==> flow/design.v <==
`timescale 1ns / 1ps
module ALU_ACC(
    input         clk,
    input         rst_n,
    input         C8,     
    input         C9,     
    input         C13,    
    input         C15,    
    input         C16,    
    input         C17,    
    input         C18,    
    input         C19,    
    input         C20,    
    input         C21,    
    input  [15:0] BR_out,
    output [15:0] ALU_out,
    output reg [3:0] ALUflags  
    );
    reg [15:0] ACC;
    assign ALU_out = ACC;
    wire signed [15:0] sACC = ACC;
    wire signed [15:0] sBR  = BR_out;
    wire signed [31:0] prod = sACC * sBR;
    wire [16:0] sum  = {1'b0, ACC} + {1'b0, BR_out};
    wire [16:0] diff = {1'b0, ACC} - {1'b0, BR_out};
    wire [15:0] quot = (BR_out == 16'b0) ? 16'hFFFF : ACC / BR_out;
    reg  [15:0] res;
    always @(*) begin
        if (C17)      res = ACC >> 1;
        else if (C18) res = ACC << 1;
        else if (C19) res = ACC & BR_out;
        else if (C20) res = ACC | BR_out;
        else          res = ~ACC;
    end
    always @(posedge clk or negedge rst_n) begin
        if (!rst_n) begin
            ACC      <= 16'b0;
            ALUflags <= 4'b0;
        end
        else begin
            if (C8) begin
                ACC      <= 16'b0;
                ALUflags <= {1'b1, 3'b0};
            end
            else if (C9) begin
                ACC <= sum[15:0];
                ALUflags[3] <= (sum[15:0] == 16'b0);
                ALUflags[2] <= sum[16];
                ALUflags[1] <= (ACC[15] == BR_out[15]) && (sum[15] != ACC[15]);
                ALUflags[0] <= sum[15];
            end
            else if (C13) begin
                ACC <= diff[15:0];
                ALUflags[3] <= (diff[15:0] == 16'b0);
                ALUflags[2] <= (ACC < BR_out);
                ALUflags[1] <= (ACC[15] != BR_out[15]) && (diff[15] != ACC[15]);
                ALUflags[0] <= diff[15];
            end
            else if (C15) begin
                ACC <= prod[15:0];
                ALUflags[3] <= (prod[15:0] == 16'b0);
                ALUflags[2] <= 1'b0;
                ALUflags[1] <= (prod[31:16] != {16{prod[15]}});
                ALUflags[0] <= prod[15];
            end
            else if (C16) begin
                ACC <= quot;
                ALUflags[3] <= (quot == 16'b0);
                ALUflags[2] <= 1'b0;
                ALUflags[1] <= 1'b0;
                ALUflags[0] <= quot[15];
            end
            else if (C17 | C18 | C19 | C20 | C21) begin
                ACC <= res;
                ALUflags[3] <= (res == 16'b0);
                ALUflags[2] <= 1'b0;
                ALUflags[1] <= 1'b0;
                ALUflags[0] <= res[15];
            end
        end
    end
endmodule
`timescale 1ns / 1ps
    module BR(
    input clk,
    input rst_n,
    input C7,
    input [15:0] MBR_out,
    output [15:0] BR_out
    );
    reg [15:0] BRr;
    assign BR_out = BRr;
    always@(posedge clk or negedge rst_n) begin
        if(!rst_n) begin
            BRr <= 16'b0;
        end
        else begin
            if(C7) begin
                BRr <= MBR_out;  
            end
            else begin
                BRr <= BRr;
            end
        end
    end
endmodule
`timescale 1ns / 1ps
module IR(
    input clk,
    input rst_n,
    input C4,
    input [15:0] MBR_out,
    output [7:0] IR_out
    );
    reg [7:0] IRr;
    assign IR_out = IRr;
    always@(posedge clk or negedge rst_n) begin
        if(!rst_n) begin
            IRr <= 8'b0;
        end
        else begin
            if(C4) begin
                IRr <= MBR_out[15:8];
            end
            else begin
                IRr <= IRr;
            end
        end
    end
endmodule
`timescale 1ns / 1ps
module MAR(
    input clk,
    input rst_n,
    input C5,
    input C10,
    input [15:0] MBR_out,
    input [7:0] PC_out,
    output [7:0] MAR_out_memory
    );
    reg [7:0] MARr;
    assign MAR_out_memory = MARr;
    always@(posedge clk or negedge rst_n) begin
        if(!rst_n) begin
            MARr <= 8'b0;
        end
        else begin
            if(C5) begin
                MARr <= MBR_out[7:0];
            end
            else if(C10) begin
                MARr <= PC_out;
            end
            else begin
                MARr <= MARr;
            end
        end
    end
endmodule
`timescale 1ns / 1ps
module MBR(
    input clk,
    input rst_n,
    input C3,
    input C11,
    input C12,
    input [15:0] ALU_out,
    input [15:0] MBR_in_memory,
    output [15:0] MBR_out,
    output reg [15:0] MBR_out_memory
    );
    reg [15:0] MBRr;
    assign MBR_out = MBRr;
    always@(posedge clk or negedge rst_n) begin
        if(!rst_n) begin
            MBRr <= 16'b0;
        end
        else begin
            if(C3) begin
                MBRr <= MBR_in_memory;
            end
            else if(C12) begin
                MBRr <= ALU_out;
            end
            else begin
                MBRr <= MBRr;
            end
            if(C11) begin
                MBR_out_memory <= MBRr;
            end
        end
    end
endmodule
`timescale 1ns / 1ps
module PC(
    input clk,
    input rst_n,
    input C6,
    input C14,
    input [15:0] MBR_out,
    output [7:0] PC_out
    );
    reg [7:0] PCr;
    assign PC_out = PCr;
    always@(posedge clk or negedge rst_n) begin
        if(!rst_n) begin
            PCr <= 8'b0;
        end
        else begin
            if(C14) begin
                PCr <= MBR_out[15:8];  
            end
            else if(C6) begin
                PCr <= PCr + 1'b1;  
            end
            else begin
                PCr <= PCr;
            end
        end
    end
endmodule
`timescale 1ns / 1ps
module bitcruncher_dp(
    input         clk,
    input         rst_n,
    input  [21:0] ctrl,             
    input  [15:0] MBR_in_memory,
    output [7:0]  MAR_out_memory,
    output [15:0] MBR_out_memory,
    output [7:0]  IR_out,
    output [3:0]  ALUflags
    );
    wire [21:0] Control_Signals = ctrl;
    wire [15:0] MBR_out;
    wire [15:0] BR_out;
    wire [15:0] ALU_out;
    wire [7:0]  PC_out;
    MAR u_MAR(
    .clk     ( clk     ),
    .rst_n   ( rst_n   ),
    .C5      ( Control_Signals[5]  ),
    .C10     ( Control_Signals[10] ),
    .MBR_out ( MBR_out ),
    .PC_out  ( PC_out  ),
    .MAR_out_memory ( MAR_out_memory )
    );
    MBR u_MBR(
    .clk           ( clk           ),
    .rst_n         ( rst_n         ),
    .C3            ( Control_Signals[3]  ),
    .C11           ( Control_Signals[11] ),
    .C12           ( Control_Signals[12] ),
    .ALU_out       ( ALU_out       ),
    .MBR_in_memory ( MBR_in_memory ),
    .MBR_out       ( MBR_out       ),
    .MBR_out_memory ( MBR_out_memory )
    );
    ALU_ACC u_ALU_ACC(
    .clk     ( clk     ),
    .rst_n   ( rst_n   ),
    .C8      ( Control_Signals[8]  ),
    .C9      ( Control_Signals[9]  ),
    .C13     ( Control_Signals[13] ),
    .C15     ( Control_Signals[15] ),
    .C16     ( Control_Signals[16] ),
    .C17     ( Control_Signals[17] ),
    .C18     ( Control_Signals[18] ),
    .C19     ( Control_Signals[19] ),
    .C20     ( Control_Signals[20] ),
    .C21     ( Control_Signals[21] ),
    .BR_out  ( BR_out  ),
    .ALU_out ( ALU_out ),
    .ALUflags ( ALUflags )
    );
    PC u_PC(
    .clk     ( clk     ),
    .rst_n   ( rst_n   ),
    .C6      ( Control_Signals[6]  ),
    .C14     ( Control_Signals[14] ),
    .MBR_out ( MBR_out ),
    .PC_out  ( PC_out  )
    );
    IR u_IR(
    .clk     ( clk     ),
    .rst_n   ( rst_n   ),
    .C4      ( Control_Signals[4] ),
    .MBR_out ( MBR_out ),
    .IR_out  ( IR_out  )
    );
    BR u_BR(
    .clk     ( clk     ),
    .rst_n   ( rst_n   ),
    .C7      ( Control_Signals[7] ),
    .MBR_out ( MBR_out ),
    .BR_out  ( BR_out  )
    );
endmodule
### Step by step through the tools: bitcruncher_dp

Tool output for the design above, in the order of the flow.
Line numbers count from 1 in the design file above.
Operators carry their Yosys type and port widths (W data, S select, Z words).
Library cell names are shortened.
Not given: n/a

| inputs | value |
|---|---|
| top module | bitcruncher_dp |
| clock port | clk |
| library | sky130hd |
| timing corner | tt_025C_1v80 |

### Word level

Yosys after proc, flatten, opt, wreduce and memory -nomap, before mapping. Memory bits, and registers merged into a memory's read port (data or address), are not among the register bits. Print and check cells are not counted. Equal cells are merged and count once.

| cells by class | value |
|---|---|
| order comparisons | 1 |
| eq/ne operators | 5 |
| bitwise logic cells | 7 |
| $mul | 1 |
| mux-type cells | 39 |
| reductions and logical operators | 13 |
| divide/modulo/power cells | 1 |
| $add $sub $neg | 3 |

Operators by type and width:

| kind | count |
|---|---|
| $mul A16 B16 Y32 | 1 |
| $div A16 B16 Y16 | 1 |
| $mux W16 | 13 |
| $logic_not A16 Y1 | 6 |
| $mux W8 | 4 |
| $mux W1 | 22 |
| $add A16 B16 Y17 | 1 |
| $sub A16 B16 Y16 | 1 |
| $lt A16 B16 Y1 | 1 |
| $ne A16 B16 Y1 | 1 |
| $and A16 B16 Y16 | 1 |
| $or A16 B16 Y16 | 1 |
| $not A16 Y16 | 1 |
| $add A8 B1 Y8 const B | 1 |
| $reduce_bool A2 Y1 | 3 |
| $reduce_bool A6 Y1 | 1 |
| $or A1 B1 Y1 | 4 |
| $ne A1 B1 Y1 | 3 |
| $logic_and A1 B1 Y1 | 2 |
| $reduce_and A2 Y1 | 1 |
| $eq A1 B1 Y1 | 1 |

| storage and ports | value |
|---|---|
| cells after elaboration | 78 |
| output and inout port bits | 36 |
| bits of input ports | 40 |
| register bits after elaboration | 92 |

### Longest topological paths

Depth = most cells in a row (Yosys ltp): at word level without a register or memory, in the mapped netlist without a sequential cell, where the memories' decode and read muxes count.

| logic depth | value |
|---|---|
| depth after elaboration | 12 |
| ABC_AREA | 0 |
| gate-level depth with buffers | 138 |
| gate-level depth less buffers | 129 |

### Netlist

Source: synth_stat.txt of the flow (Yosys; design flattened, memories mapped). It holds for the ABC_AREA given above (unset counts as 0); a run with the other value may have another netlist.

Cells by type:

| cell | count | total area (µm²) |
|---|---|---|
| fa_1 | 264 | 5.29E+03 |
| ha_1 | 271 | 3.39E+03 |
| dfrtp_1 | 75 | 1876.8 |
| inv_1 | 377 | 1.42E+03 |
| nor2_1 | 306 | 1.15E+03 |
| nand2_1 | 280 | 1.05E+03 |
| o21ai_0 | 166 | 830.797 |
| xnor2_1 | 81 | 709.43 |
| a21oi_1 | 127 | 635.61 |
| mux2i_1 | 58 | 580.557 |
| edfxtp_1 | 16 | 480.461 |
| clkbuf_1 | 123 | 461.693 |
| nor3_1 | 79 | 395.379 |
| a21o_1 | 48 | 360.346 |
| o21a_1 | 47 | 352.838 |
| mux2_2 | 28 | 315.302 |
| xor2_1 | 34 | 297.786 |
| a211oi_1 | 27 | 202.694 |

Other cell types: 74; their cells: 443.

| mapped netlist | value |
|---|---|
| buffers | 135 |
| flip-flops | 91 |
| area of sequential cells | 2357.3 µm² |
| synthesis area | 23020.8 µm² |
| mapped cells | 2850 |

By module: a second synthesis without flattening, with its own total; a netlist apart from the flattened one above.

| unflattened totals | value |
|---|---|
| cells (unflattened synthesis) | 2884 |
| area (unflattened synthesis) | 23491.3 µm² |

Each row is one instance without its submodules.

By module:

| module | sequential area (µm²) | area (µm²) | cells | instances |
|---|---|---|---|---|
| ALU_ACC | 475.5 | 20454.6 | 2664 | 1 |
| MBR | 880.8 | 1232.4 | 86 | 1 |
| BR | 400.4 | 649.4 | 34 | 1 |
| PC | 200.2 | 450.4 | 49 | 1 |
| MAR | 200.2 | 372.9 | 34 | 1 |
| IR | 200.2 | 331.6 | 17 | 1 |
| bitcruncher_dp | 0.0 | 0.0 | 0 | 1 |

### Timing after synthesis

Path of least setup slack by OpenSTA after synthesis, without wires, with an ideal clock, recovery checks aside; 20% of the period is set as input and as output delay. Where synthesis merged equal registers, the netlist keeps one of their names.

| timing path post-synthesis | value |
|---|---|
| path type | reg2reg |
| start | register u_BR.BRr[0] |
| end | register u_ALU_ACC.ALUflags[3] |
| setup time | 69 ps |
| data arrival time | 27182 ps |
| required time | 39931 ps |
| clock period | 40000 ps |
| path delay | 27251 ps |
| path buffers | 6 |
| time at the first pin | 0 ps |
| slack | 12749 ps |
| stages on the path | 130 |
| synthesis period reached | 27251 ps |

"path delay" = arrival - input delay + setup time.
"stages on the path": output pins that drive a net of the path, with the launching flip-flop's if there is one; two outputs of one cell count as two.
"synthesis period reached" = period - worst setup slack (recovery checks aside). The figure is calculated, with input and output delays left at 20% of the set period.
A register here has more assigning lines than the two given.

| between the ends, post-synthesis | value |
|---|---|
| cell sequence | dfrtp_1 -> inv_1 -> buf_1 -> ha_1 -> a41o_1 -> a21oi_1 -> a21oi_1 -> ha_1 -> o21a_1 -> nor2_1 -> o31a_1 -> or2_2 -> ha_1 -> o21a_1 -> o21a_1 -> o21a_1 -> nor3_2 -> nor2_1 -> [... 94 more ...] -> o211a_1 -> a31o_2 -> or2_2 -> or3_1 -> a31oi_1 -> xnor2_1 -> a221o_1 -> ha_1 -> and4_1 -> a21oi_1 -> o211ai_1 -> a31oi_1 -> o31a_1 -> nand4_1 -> nor3_1 -> and4b_1 -> o221ai_1 -> nand3_1 |
| elaborated cells on any way between the ends | 23 |
| RTL lines with such cells | 19 |
| those cells by class | add/sub: 2; mul: 1; div: 1; mux: 11; logic: 2; reduce/logical: 6 |

RTL lines, path post-synthesis:

| element | line | source |
|---|---|---|
| start, declared | 91 | `reg [15:0] BRr;` |
| start, assigned | 99 | `BRr <= MBR_out;` |
| start, assigned | 102 | `BRr <= BRr;` |
| end, assigned | 43 | `ALUflags <= {1'b1, 3'b0};` |
| end, assigned | 47 | `ALUflags[3] <= (sum[15:0] == 16'b0);` |
| end, declared | 17 | `output reg [3:0] ALUflags` |

No chain of elaborated cells between the ends is given.

### Worst path after layout

From the final timing report of record 1: the path of least setup slack in the routed layout; clock arrival at registers is part of the times.
The path's times are printed in steps of 10 ps; the period is the one set.

| timing path post-layout | value |
|---|---|
| path type | reg2reg |
| start | register u_ALU_ACC.ACC[5] |
| end | register u_ALU_ACC.ALUflags[3] |
| setup time | 60 ps |
| clock period | 26700 ps |
| slack | 200 ps |
| required time | 26980 ps |
| stages on the path | 130 |
| time at the first pin | 340 ps |
| path buffers | 13 |
| data arrival time | 26780 ps |

A register here has more assigning lines than the two given.

| between the ends, post-layout | value |
|---|---|
| cell sequence | dfrtp_1 -> or4_4 -> nor4_4 -> buf_4 -> a41o_1 -> a21oi_2 -> a21oi_2 -> ha_1 -> o21a_1 -> nor2_4 -> o31a_1 -> or2_4 -> ha_4 -> o21a_1 -> o21a_1 -> nor2_2 -> buf_4 -> nor3_2 -> [... 94 more ...] -> a31o_4 -> or2_4 -> or3_4 -> a31oi_4 -> xnor2_2 -> a221o_1 -> ha_4 -> and4_4 -> a21oi_2 -> o211ai_1 -> a31oi_1 -> o31a_1 -> buf_6 -> nand4_1 -> nor3_2 -> and4b_1 -> o221ai_2 -> nand3_1 |
| elaborated cells on any way between the ends | 23 |
| RTL lines with such cells | 20 |
| those cells by class | add/sub: 2; mul: 1; div: 1; mux: 11; logic: 3; reduce/logical: 5 |

RTL lines, path post-layout:

| element | line | source |
|---|---|---|
| start, declared | 19 | `reg [15:0] ACC;` |
| start, assigned | 46 | `ACC <= sum[15:0];` |
| start, assigned | 53 | `ACC <= diff[15:0];` |
| end, assigned | 43 | `ALUflags <= {1'b1, 3'b0};` |
| end, assigned | 47 | `ALUflags[3] <= (sum[15:0] == 16'b0);` |
| end, declared | 17 | `output reg [3:0] ALUflags` |

No chain of elaborated cells between the ends is given.

Ticket comment

4 stored runs of bitcruncher_dp in the flow (synthesis by Yosys, layout by OpenROAD, sky130hd cells), in arbitrary order. Constraints: input delay and output delay 20% of the set period each, output load 0.01 pF.
"clock period reached" = clock period - worst setup slack. The figure is calculated, with input and output delays left at 20% of the set period.
"critical path time": the worst setup path's part of the clock period (all of it between registers, 20% less for each end at a port) less its slack. A launch clock that arrives late makes it longer, a capture clock that arrives late makes it shorter.
"critical path time" is known to 10 ps.

## Record 1

==> flow/run.sh <==
#!/bin/bash
# the make line also repeats the synthesis and layout settings of config.mk as NAME=value (left out here)
make -C /OpenROAD-flow-scripts/flow DESIGN_CONFIG=/design/flow/config.mk WORK_HOME=/design/flow/orfs CLKGATE_MAP_FILE= finish
==> flow/config.mk <==
export PLATFORM = sky130hd
export DESIGN_NAME = bitcruncher_dp
export DESIGN_NICKNAME = bitcruncher_dp
export VERILOG_FILES = /design/flow/design.v
export SDC_FILE = /design/flow/constraint.sdc
export NUM_CORES = 4
export LEC_CHECK = 0
export CAP_MARGIN = 40
export CORE_ASPECT_RATIO = 0.86
export CORE_MARGIN = 5
export CORE_UTILIZATION = 52
export CTS_CLUSTER_DIAMETER = 103
export CTS_CLUSTER_SIZE = 61
export GPL_ROUTABILITY_DRIVEN = 0
export HOLD_SLACK_MARGIN = 0.19
export MAX_ROUTING_LAYER = met4
export PLACE_DENSITY_LB_ADDON = 0.07
export SLEW_MARGIN = 20
export TNS_END_PERCENT = 75
==> flow/constraint.sdc <==
create_clock -name core_clock -period 26.7 [get_ports {clk}]
set_input_delay 5.3400 -clock core_clock [delete_from_list [all_inputs] [get_ports {clk}]]
set_output_delay 5.3400 -clock core_clock [all_outputs]
set_load 0.01 [all_outputs]

| result of record 1 | value |
|---|---|
| worst setup slack after layout | 200 ps |
| critical path time | 26500 ps |
| critical path type | reg2reg |
| mapped cell area after synthesis | 23020.8 µm² |
| standard-cell area of the final layout | 29203.0 µm² |
| post-layout utilization | 0.667 |
| die footprint | 48589.9 µm² |
| sum of negative setup slack | 0 ps |
| clock period reached | 26500 ps |

## Record 2

==> flow/run.sh <==
#!/bin/bash
# the make line also repeats the synthesis and layout settings of config.mk as NAME=value (left out here)
make -C /OpenROAD-flow-scripts/flow DESIGN_CONFIG=/design/flow/config.mk WORK_HOME=/design/flow/orfs CLKGATE_MAP_FILE= finish
==> flow/config.mk <==
export PLATFORM = sky130hd
export DESIGN_NAME = bitcruncher_dp
export DESIGN_NICKNAME = bitcruncher_dp
export VERILOG_FILES = /design/flow/design.v
export SDC_FILE = /design/flow/constraint.sdc
export NUM_CORES = 4
export LEC_CHECK = 0
export CAP_MARGIN = 20
export CORE_MARGIN = 2
export CORE_UTILIZATION = 23
export CTS_CLUSTER_SIZE = 67
export GPL_ROUTABILITY_DRIVEN = 1
export PLACE_DENSITY_LB_ADDON = 0.21
export SETUP_SLACK_MARGIN = 5.0
export SLEW_MARGIN = 20
==> flow/constraint.sdc <==
create_clock -name core_clock -period 26.3 [get_ports {clk}]
set_input_delay 5.2600 -clock core_clock [delete_from_list [all_inputs] [get_ports {clk}]]
set_output_delay 5.2600 -clock core_clock [all_outputs]
set_load 0.01 [all_outputs]

| result of record 2 | value |
|---|---|
| worst setup slack after layout | 44 ps |
| critical path time | 26260 ps |
| critical path type | reg2reg |
| mapped cell area after synthesis | 23020.8 µm² |
| standard-cell area of the final layout | 31166.1 µm² |
| post-layout utilization | 0.313 |
| die footprint | 102637.0 µm² |
| sum of negative setup slack | 0 ps |
| clock period reached | 26256 ps |

## Record 3

==> flow/run.sh <==
#!/bin/bash
# the make line also repeats the synthesis and layout settings of config.mk as NAME=value (left out here)
make -C /OpenROAD-flow-scripts/flow DESIGN_CONFIG=/design/flow/config.mk WORK_HOME=/design/flow/orfs CLKGATE_MAP_FILE= finish
==> flow/config.mk <==
export PLATFORM = sky130hd
export DESIGN_NAME = bitcruncher_dp
export DESIGN_NICKNAME = bitcruncher_dp
export VERILOG_FILES = /design/flow/design.v
export SDC_FILE = /design/flow/constraint.sdc
export NUM_CORES = 4
export LEC_CHECK = 0
export CAP_MARGIN = 20
export CORE_MARGIN = 2
export CORE_UTILIZATION = 58
export SLEW_MARGIN = 20
==> flow/constraint.sdc <==
create_clock -name core_clock -period 35.5 [get_ports {clk}]
set_input_delay 7.1000 -clock core_clock [delete_from_list [all_inputs] [get_ports {clk}]]
set_output_delay 7.1000 -clock core_clock [all_outputs]
set_load 0.01 [all_outputs]

| result of record 3 | value |
|---|---|
| worst setup slack after layout | 2335 ps |
| critical path time | 33160 ps |
| critical path type | reg2reg |
| mapped cell area after synthesis | 23020.8 µm² |
| standard-cell area of the final layout | 24534.8 µm² |
| post-layout utilization | 0.63 |
| die footprint | 41300.4 µm² |
| sum of negative setup slack | 0 ps |
| clock period reached | 33165 ps |

## Record 4

==> flow/run.sh <==
#!/bin/bash
# the make line also repeats the synthesis and layout settings of config.mk as NAME=value (left out here)
make -C /OpenROAD-flow-scripts/flow DESIGN_CONFIG=/design/flow/config.mk WORK_HOME=/design/flow/orfs CLKGATE_MAP_FILE= finish
==> flow/config.mk <==
export PLATFORM = sky130hd
export DESIGN_NAME = bitcruncher_dp
export DESIGN_NICKNAME = bitcruncher_dp
export VERILOG_FILES = /design/flow/design.v
export SDC_FILE = /design/flow/constraint.sdc
export NUM_CORES = 4
export LEC_CHECK = 0
export CAP_MARGIN = 20
export CORE_ASPECT_RATIO = 0.63
export CORE_MARGIN = 2
export CORE_UTILIZATION = 66
export MIN_ROUTING_LAYER = met2
export SLEW_MARGIN = 0
export TNS_END_PERCENT = 40
==> flow/constraint.sdc <==
create_clock -name core_clock -period 52.2 [get_ports {clk}]
set_input_delay 10.4400 -clock core_clock [delete_from_list [all_inputs] [get_ports {clk}]]
set_output_delay 10.4400 -clock core_clock [all_outputs]
set_load 0.01 [all_outputs]

Record 4: did not finish, routing stopped with GRT-0116
